==> flow/design.v <==
module ALU(a,b,cmd,res);
input [15:0] a,b;
input [2:0] cmd;
output [15:0] res;
assign res = (cmd==0) ? a+b : 
					(cmd==1) ? a-b : 
					(cmd==2) ? a&b : 
					(cmd==3) ? a|b : 
					(cmd==4) ? a^b : 
					(cmd==5) ? a << b : 
					(cmd==6) ? a >> b : 
					a >>> b;
endmodule
module MUX(sel,a,b,out);
parameter n=16;
input sel;
input [n-1:0] a,b;
output [n-1:0] out;
assign out = sel?b:a;
endmodule
module MUX2(sel,a,b,c,out);
parameter n=16;
input [1:0]sel;
input [n-1:0] a,b,c;
output [n-1:0] out;
assign out = sel==0?a:sel==1?b:c;
endmodule
module adder(a,b,result);
input[15:0] a,b;
output [15:0] result;
assign result = a+b;
endmodule
module sign_extend(in,out);
input [5:0] in;
output [15:0] out;
assign out= {{10{in[5]}},in};
endmodule
module controller(opcode,alu_com,w_en,pc_sel,reg1_data,reg2sel,alu_src,mem_write_en,mem_to_reg);
input [3:0] opcode;
input [15:0] reg1_data;
output reg w_en;
output pc_sel,reg2sel,alu_src,mem_write_en,mem_to_reg;
output reg [2:0] alu_com;
assign pc_sel= (opcode==4'b1100 &&reg1_data==0)?1:0;
assign reg2sel = (opcode==11)?1:0;
assign alu_src = (opcode>=9 && opcode <=11)?1:0;
assign mem_write_en = (opcode==11)?1:0;
assign mem_to_reg = (opcode==10)?0:1;
always@(opcode)begin
	case(opcode)
		1: alu_com=0;
		2: alu_com=1;
		3: alu_com=2;
		4: alu_com=3;
		5: alu_com=4;
		6: alu_com=5;
		7: alu_com=6;
		8: alu_com=7;
		9: alu_com=0;
		10: alu_com=0;
		11: alu_com=0;
		default: alu_com=0;
	endcase
	if(opcode>=1 && opcode <=10)
		w_en=1'b1;
	else
		w_en=1'b0;
end
endmodule
module hazard_detection(opcode,r1_decode,r2_decode,w_decode,w_exec,w_mem,w_wb,stall);
input [2:0] r1_decode,r2_decode,w_decode,w_exec,w_mem,w_wb;
input [3:0] opcode;
output stall;
assign stall = ( opcode >=1 && opcode <= 8)?
				(((r1_decode!=0) &&(r1_decode == w_exec || r1_decode==w_mem || r1_decode == w_wb))||
				((r2_decode!=0)&&( r2_decode == w_exec || r2_decode==w_mem || r2_decode == w_wb))?1:0):
				(( opcode== 9 || opcode==12|| opcode==10)?(((r1_decode!=0)&&(r1_decode == w_exec || r1_decode==w_mem || r1_decode == w_wb))?1:0):
				(( opcode == 11)?((((w_decode!=0)&&(w_decode == w_exec || w_decode==w_mem || w_decode == w_wb))||((r1_decode!=0)&&(r1_decode == w_exec || r1_decode==w_mem || r1_decode == w_wb)))?1:0):0));
endmodule
module forwardingUnit(forward_en,wb_mem,wb_wb,mem_reg,reg1,reg2,wb_reg,
									ex_opcode,mem_opcode,ALUsel1,ALUsel2,stall);
input forward_en,wb_mem,wb_wb;
input[2:0] mem_reg,wb_reg,reg1,reg2;
input [3:0] ex_opcode,mem_opcode;
output[1:0] ALUsel1,ALUsel2;
output stall;
assign ALUsel1 = (forward_en==0)?0: (((reg1!=0)&& (reg1==mem_reg))?1:(((reg1!=0)&&(reg1==wb_reg))?2:0))	;
assign ALUsel2 = (forward_en==0)?0: ( ((ex_opcode>=1 && ex_opcode<=8)||ex_opcode==11)?(((reg2!=0)&& (reg2==mem_reg&&wb_mem==1))?1:((reg2!=0)&&(reg2==wb_reg&&wb_wb==1))?2:0):0);
assign stall = (forward_en==0)?0: (((ex_opcode==10&&mem_opcode==11)||(mem_opcode==10)||(ex_opcode==10&&mem_opcode==10))&&(ALUsel1!=0||ALUsel2!=0))?1:0;	
endmodule
module pc(clk,rst,load,in,out);
input clk,rst,load;
input [15:0] in;
output [15:0]out;
reg [15:0] counter;
always@(posedge clk,posedge rst)begin
	if(rst)begin
		counter<=0;
	end
	else if(load) begin
		counter<=in;
	end
end
assign out = counter;
endmodule
module register(clk,rst,en,in,out);
parameter n=16;
input [n-1:0] in;
input clk,rst,en;
output reg [n-1:0] out;
always@(posedge clk,posedge rst) begin
	if(rst) out<=0;
	else if(en)
		out<=in;
end
endmodule
module fetch_id_reg(clk,rst,en,inst_out,inst_out_reg);
input [15:0] inst_out;
input clk,rst,en;
output reg [15:0] inst_out_reg;
always@(posedge clk,posedge rst)begin
 if(rst) inst_out_reg<=0;
 else if(en)
	inst_out_reg<=inst_out;
end
endmodule
module registerFile(clk,rst,rg_wrt_enable,rg_wrt_dest,rg_wrt_data,
		rg_rd_add1,rg_rd_data1,rg_rd_add2,rg_rd_data2,monitor_addr,monitor_data);
input clk,rst;
integer i;
input rg_wrt_enable;
input [2:0] rg_wrt_dest;
input [15:0] rg_wrt_data;
input [2:0] rg_rd_add1,monitor_addr;
output [15:0] rg_rd_data1;
input [2:0] rg_rd_add2;
output [15:0] rg_rd_data2,monitor_data;
reg [15:0] registers [7:0];
assign rg_rd_data1 = registers[rg_rd_add1];
assign rg_rd_data2 = registers[rg_rd_add2];
assign monitor_data = registers[monitor_addr];
always@(negedge clk)begin
	if(rst) begin
		registers [0] <= 0;
		registers [1] <= 0;
		registers [2] <= 0;
		registers [3] <= 0;
		registers [4] <= 0;
		registers [5] <= 0;
		registers [6] <= 0;
		registers [7] <= 0;
	end
	else if(rg_wrt_enable)begin
		registers[rg_wrt_dest] <= rg_wrt_data;
	end
	registers[0] <= 0;
end
endmodule
module mips16(clk,rst,imem_addr,imem_rdata,dmem_addr,dmem_wdata,dmem_we,dmem_rdata,dbg_raddr,dbg_rdata);
defparam id_ex.n=68;
defparam ex_mem.n=42;
defparam mem_wb.n=37;
input clk,rst;
output [15:0] imem_addr;
input [15:0] imem_rdata;
output [15:0] dmem_addr,dmem_wdata;
output dmem_we;
input [15:0] dmem_rdata;
input [2:0] dbg_raddr;
output [15:0] dbg_rdata;
wire pc_sel,reg2sel,alu_src,mem_write_en,mem_to_reg,enable2,enableBase;
wire [15:0] out_src1,out_src2,pc_out,pc_in,adder_out,sign_ex_out,branch_offset,monitor_regFile,aluIn2,mem_out,write_back_data;
wire [15:0] inst_out,inst_out_reg,rg_rd_data1,rg_rd_data2,alu_out,rg_wrt_data,branch_stall;
wire [2:0] alu_com,rg_wrt_dest,reg2src;
wire [67:0] id_ex_reg_out,id_ex_input,id_ex_next;
wire [41:0] ex_mem_reg_out,ex_mem_input;
wire [36:0] mem_wb_reg_out;
wire [1:0] ALUsel1,ALUsel2;
wire w_en,rg_wrt_enable,stall,reg_enable,memory_stall,forward_en,branch_hazard;
wire ready = 1'b0;
sign_extend ex(inst_out_reg[5:0],sign_ex_out);
adder add_offset(sign_ex_out,pc_out,branch_offset);
adder add1(16'd1,pc_out,adder_out);
MUX pc_mux(pc_sel,adder_out,branch_offset,pc_in);
pc p1(clk,rst,enableBase,pc_in,pc_out);
assign imem_addr = pc_out;
assign inst_out = imem_rdata;
assign branch_stall=inst_out& {16{~pc_sel}};
fetch_id_reg fe_id_reg(clk,rst,enableBase,branch_stall,inst_out_reg);
controller control(inst_out_reg[15:12],alu_com,w_en,pc_sel,rg_rd_data1,reg2sel,alu_src,mem_write_en,mem_to_reg);
hazard_detection hazard_detect(inst_out_reg[15:12],inst_out_reg[8:6],inst_out_reg[5:3],
								inst_out_reg[11:9],id_ex_reg_out[37:35],ex_mem_reg_out[2:0],mem_wb_reg_out[2:0],stall);
MUX #(3) reg2mux(reg2sel,inst_out_reg[5:3],inst_out_reg[11:9],reg2src);
registerFile regFile(clk,rst,rg_wrt_enable,rg_wrt_dest,rg_wrt_data,inst_out_reg[8:6],
				rg_rd_data1,reg2src,rg_rd_data2,dbg_raddr,monitor_regFile);
assign dbg_rdata = monitor_regFile;
assign id_ex_input = {inst_out_reg[15:12],inst_out_reg[8:6],reg2src,mem_to_reg,mem_write_en,alu_src,sign_ex_out,w_en,inst_out_reg[11:9],alu_com,rg_rd_data1,rg_rd_data2};
assign id_ex_next = memory_stall ? {id_ex_reg_out[67:32],out_src1,out_src2} : id_ex_input&{68{reg_enable}};
register id_ex(clk,rst,~ready,id_ex_next,id_ex_reg_out);
forwardingUnit fw(forward_en,ex_mem_reg_out[3],mem_wb_reg_out[3],ex_mem_reg_out[2:0]&{3{ex_mem_reg_out[3]}},id_ex_reg_out[63:61],id_ex_reg_out[60:58],mem_wb_reg_out[2:0]&{3{mem_wb_reg_out[3]}},
									id_ex_reg_out[67:64],ex_mem_reg_out[41:38],ALUsel1,ALUsel2,memory_stall);
MUX2 src2(ALUsel2,id_ex_reg_out[15:0],ex_mem_reg_out[19:4],write_back_data,out_src2);
MUX aluMux(id_ex_reg_out[55],out_src2,id_ex_reg_out[54:39],aluIn2);
MUX2 src1(ALUsel1,id_ex_reg_out[31:16],ex_mem_reg_out[19:4],write_back_data,out_src1);
ALU alu(out_src1,aluIn2,id_ex_reg_out[34:32],alu_out);
assign ex_mem_input = {id_ex_reg_out[67:64],id_ex_reg_out[57:56],out_src2,alu_out,id_ex_reg_out[38],id_ex_reg_out[37:35]};
register ex_mem(clk,rst,~ready,ex_mem_input&{42{~memory_stall}},ex_mem_reg_out);
assign dmem_addr = ex_mem_reg_out[19:4];
assign dmem_wdata = ex_mem_reg_out[35:20];
assign dmem_we = ex_mem_reg_out[36];
assign mem_out = dmem_rdata;
register mem_wb(clk,rst,1'b1,{ex_mem_reg_out[37],mem_out,ex_mem_reg_out[19:0]}&{37{~ready}},mem_wb_reg_out);
MUX wb_mux(mem_wb_reg_out[36],mem_wb_reg_out[35:20],mem_wb_reg_out[19:4],write_back_data);
assign rg_wrt_enable=mem_wb_reg_out[3];
assign rg_wrt_dest = mem_wb_reg_out[2:0];
assign rg_wrt_data = write_back_data;
assign forward_en = 1'b1;
assign branch_hazard = stall & (inst_out_reg[15:12]==4'd12);
assign reg_enable = ~branch_hazard;
assign enable2 = (forward_en==1&&memory_stall==1)?0:1;
assign enableBase = enable2 & reg_enable & ~ready;
endmodule
Subject: tool reports on mips16

Hi,

* Tool chain data of mips16
Each step is given for the RTL above and for the edited RTL.
Lines under "before" count in the file above, lines under "after" in the edited file.
"change": "after" minus "before" as printed here. "relative change": 100 x difference / "before".
Cell names lack the library's common part.
A cell with n/a has no value.
- Design top :: mips16
- Clock :: clk
- Cell library :: sky130hd
- Library corner :: tt_025C_1v80

* Edit of the RTL
Unified diff, file above to edited file.
The edit is scripted: it alters the design's behaviour and was not made to optimise anything.
#+begin_src diff
@@ -179,5 +179,8 @@
 wire w_en,rg_wrt_enable,stall,reg_enable,memory_stall,forward_en,branch_hazard;
 wire ready = 1'b0;
-sign_extend ex(inst_out_reg[5:0],sign_ex_out);
+wire [15:0] sign_ex_out_0, sign_ex_out_1;
+sign_extend ex(inst_out_reg[5:0],sign_ex_out_0);
+sign_extend ex_2 (~(inst_out_reg[5:0]), sign_ex_out_1);
+assign sign_ex_out = sign_ex_out_0 ^ sign_ex_out_1;
 adder add_offset(sign_ex_out,pc_out,branch_offset);
 adder add1(16'd1,pc_out,adder_out);
#+end_src

* Elaborated design
Yosys after proc, flatten, opt, wreduce and memory -nomap, before mapping. Enables and synchronous resets that opt folds into registers are not counted as muxes. Memory bits, and registers merged into a memory's read port (data or address), are not among the register bits. Print and check cells are not counted. Equal cells are merged and count once.
Memory sizes are those after Yosys's memory passes, which may raise the word count (mostly to a power of two), join words into wider ones and drop unused or constant bits.
** Bit counts
- bits of input ports :: before 37, after 37, change 0, relative change 0.00%
- ROM bits :: before 48, after 48, change 0, relative change 0.00%
- register bits :: before 179, after 179, change 0, relative change 0.00%
- memory bits (writable) :: before 128, after 128, change 0, relative change 0.00%
- memories kept :: before 2, after 2, change 0, relative change 0.00%
** Cells by class
- add/sub/neg operators :: before 4, after 4, change 0, relative change 0.00%
- mux-type cells :: before 41, after 41, change 0, relative change 0.00%
- bitwise gates (word level) :: before 16, after 18, change +2, relative change +12.50%
- reductions and logical operators :: before 42, after 42, change 0, relative change 0.00%
- shifts and indexed selects :: before 3, after 3, change 0, relative change 0.00%
- eq/ne operators :: before 30, after 30, change 0, relative change 0.00%
- magnitude comparators :: before 7, after 7, change 0, relative change 0.00%
** Operator list
- bitwise XOR 16 bit :: before 1, after 2, change +1, relative change +100.00%
- inverter 6 bit :: before 0, after 1, change +1
- logical AND 1 bit :: before 17, after 17, change 0, relative change 0.00%
- 2-to-1 mux 1 bit :: before 16, after 16, change 0, relative change 0.00%
- 2-to-1 mux 16 bit :: before 16, after 16, change 0, relative change 0.00%
- logical OR 1 bit :: before 14, after 14, change 0, relative change 0.00%
- equality test 3 bit :: before 13, after 13, change 0, relative change 0.00%
- equality test 4 bit (second input constant) :: before 8, after 8, change 0, relative change 0.00%
- 2-to-1 mux 2 bit :: before 5, after 5, change 0, relative change 0.00%
- nonzero test 3 bit :: before 5, after 5, change 0, relative change 0.00%
- equality test 3 bit (second input constant) :: before 4, after 4, change 0, relative change 0.00%
- <= comparator 4 bit (second input constant) :: before 4, after 4, change 0, relative change 0.00%
- inverter 1 bit :: before 4, after 4, change 0, relative change 0.00%
- AND 1 bit :: before 3, after 3, change 0, relative change 0.00%
- 2-to-1 mux 3 bit :: before 3, after 3, change 0, relative change 0.00%
- adder 16 bit :: before 2, after 2, change 0, relative change 0.00%
- AND 16 bit :: before 2, after 2, change 0, relative change 0.00%
- AND 3 bit :: before 2, after 2, change 0, relative change 0.00%
- equality test 2 x 1 -> 1 bit (second input constant) :: before 2, after 2, change 0, relative change 0.00%
- equality test 3 x 2 -> 1 bit (second input constant) :: before 2, after 2, change 0, relative change 0.00%
- >= comparator 4 x 1 -> 1 bit (second input constant) :: before 2, after 2, change 0, relative change 0.00%
- zero test 2 bit :: before 2, after 2, change 0, relative change 0.00%
- nonzero test 2 bit :: before 2, after 2, change 0, relative change 0.00%
- adder 1 x 16 -> 16 bit (first input constant) :: before 1, after 1, change 0, relative change 0.00%
- AND 1 bit (second input constant) :: before 1, after 1, change 0, relative change 0.00%
- AND 42 bit :: before 1, after 1, change 0, relative change 0.00%
- AND 68 bit :: before 1, after 1, change 0, relative change 0.00%
- equality test 3 x 1 -> 1 bit (second input constant) :: before 1, after 1, change 0, relative change 0.00%
Not every row of either side is listed.

* Logic depth
Longest topological path by Yosys (ltp), each cell counted once; first at word level (registers and memories cut), then after technology mapping (sequential cells cut; the memories' decode and read muxes count).
** Logic depth
- word-level depth :: before 20, after 20, change 0, relative change 0.00%
- ABC_AREA :: before 0, after 0
- depth in mapped cells :: before 24, after 23, change -1, relative change -4.17%
- depth with buffers taken out :: before 20, after 20, change 0, relative change 0.00%

* Mapped cells and area
Source: synth_stat.txt of the flow (Yosys; design flattened, memories mapped). It holds for the ABC_AREA given above (unset counts as 0); a run with the other value may have another netlist.
** Cells by type
- a21oi_1 :: before 73, after 118, change +45, relative change +61.64%
- o22ai_1 :: before 53, after 18, change -35, relative change -66.04%
- nand2_1 :: before 142, after 172, change +30, relative change +21.13%
- nor2_1 :: before 209, after 235, change +26, relative change +12.44%
- nor3_1 :: before 35, after 16, change -19, relative change -54.29%
- mux2_2 :: before 23, after 42, change +19, relative change +82.61%
- and3_1 :: before 3, after 22, change +19, relative change +633.33%
- o211ai_1 :: before 21, after 4, change -17, relative change -80.95%
- mux2i_1 :: before 94, after 78, change -16, relative change -17.02%
- buf_2 :: before 33, after 19, change -14, relative change -42.42%
- a21o_1 :: before 18, after 4, change -14, relative change -77.78%
- nand3_1 :: before 40, after 52, change +12, relative change +30.00%
- a22oi_1 :: before 15, after 3, change -12, relative change -80.00%
- inv_1 :: before 77, after 66, change -11, relative change -14.29%
- nand2b_1 :: before 27, after 16, change -11, relative change -40.74%
- nor2b_1 :: before 6, after 17, change +11, relative change +183.33%
- and2_1 :: before 26, after 16, change -10, relative change -38.46%
- o31ai_2 :: before 0, after 10, change +10
Not every row of either side is listed.
** Synthesis totals
- buffer cells :: before 169, after 159, change -10, relative change -5.92%
- mapped area (µm²) :: before 19612.6, after 19523.7, change -88.9, relative change -0.45%
- standard cells after synthesis :: before 1919, after 1918, change -1, relative change -0.05%
- flip-flops :: before 297, after 289, change -8, relative change -2.69%
The figures by module come from a second, unflattened synthesis with its own total; it is not the netlist above.
** Unflattened totals
- cells (unflattened synthesis) :: before 2178, after 2139, change -39, relative change -1.79%
- area total of the unflattened synthesis (µm²) :: before 24855.1, after 24388.4, change -466.7, relative change -1.88%
Rows give one instance, submodules left out.
** Modules, before
- registerFile :: instances 1, area 7718.7 µm², cells 468
- ALU :: instances 1, area 4022.6 µm², cells 587
- register (n=68) :: instances 1, area 2618.8 µm², cells 145
- mips16 :: instances 1, area 1886.8 µm², cells 233
- register (n=42) :: instances 1, area 1769.2 µm², cells 90
- register (n=37) :: instances 1, area 1530.2 µm², cells 79
- adder :: instances 2, area 747.0 µm², cells 98
- MUX :: instances 3, area 249.0 µm², cells 18
- MUX2 :: instances 2, area 344.1 µm², cells 53
- fetch_id_reg :: instances 1, area 653.1 µm², cells 35
- pc :: instances 1, area 653.1 µm², cells 35
- hazard_detection :: instances 1, area 409.1 µm², cells 58
- forwardingUnit :: instances 1, area 286.5 µm², cells 39
- controller :: instances 1, area 224.0 µm², cells 34
before: Modules not listed: 2.
** Modules, after
- registerFile :: instances 1, area 7718.7 µm², cells 468
- ALU :: instances 1, area 4022.6 µm², cells 587
- register (n=68) :: instances 1, area 2618.8 µm², cells 145
- register (n=42) :: instances 1, area 1769.2 µm², cells 90
- register (n=37) :: instances 1, area 1530.2 µm², cells 79
- adder :: instances 2, area 747.0 µm², cells 98
- mips16 :: instances 1, area 1300.0 µm², cells 178
- MUX :: instances 3, area 249.0 µm², cells 18
- MUX2 :: instances 2, area 344.1 µm², cells 53
- fetch_id_reg :: instances 1, area 653.1 µm², cells 35
- pc :: instances 1, area 653.1 µm², cells 35
- hazard_detection :: instances 1, area 409.1 µm², cells 58
- forwardingUnit :: instances 1, area 286.5 µm², cells 39
- sign_extend :: instances 2, area 120.1 µm², cells 16
after: Modules not listed: 2.

* Layout results
Runs of the flow (Yosys, OpenROAD) on both versions; the two runs of a pair have the same settings. The constraints put input and output delay at 20% of the set period each and load the outputs with 0.01 pF.
Flow settings, pair 1:
- CORE_UTILIZATION :: 40
- period_ns :: 11.0
- CAP_MARGIN :: 20
- CORE_MARGIN :: 2
- SLEW_MARGIN :: 20
** Results, pair 1
- final setup TNS (ps) :: before 0, after 0, change 0
- worst setup slack after layout (ps) :: before 376, after 529, change +153
- cell area after synthesis (µm²) :: before 19612.6, after 19523.7, change -88.9, relative change -0.45%
- full die area (µm²) :: before 50818.7, after 50593.5, change -225.2, relative change -0.44%
- worst hold slack in the final report (ps) :: before 355, after 358, change +3
- post-route utilization :: before 0.467, after 0.471, change +0.004
- standard-cell area after layout (µm²) :: before 22740.6, after 22585.4, change -155.2, relative change -0.68%

Regards
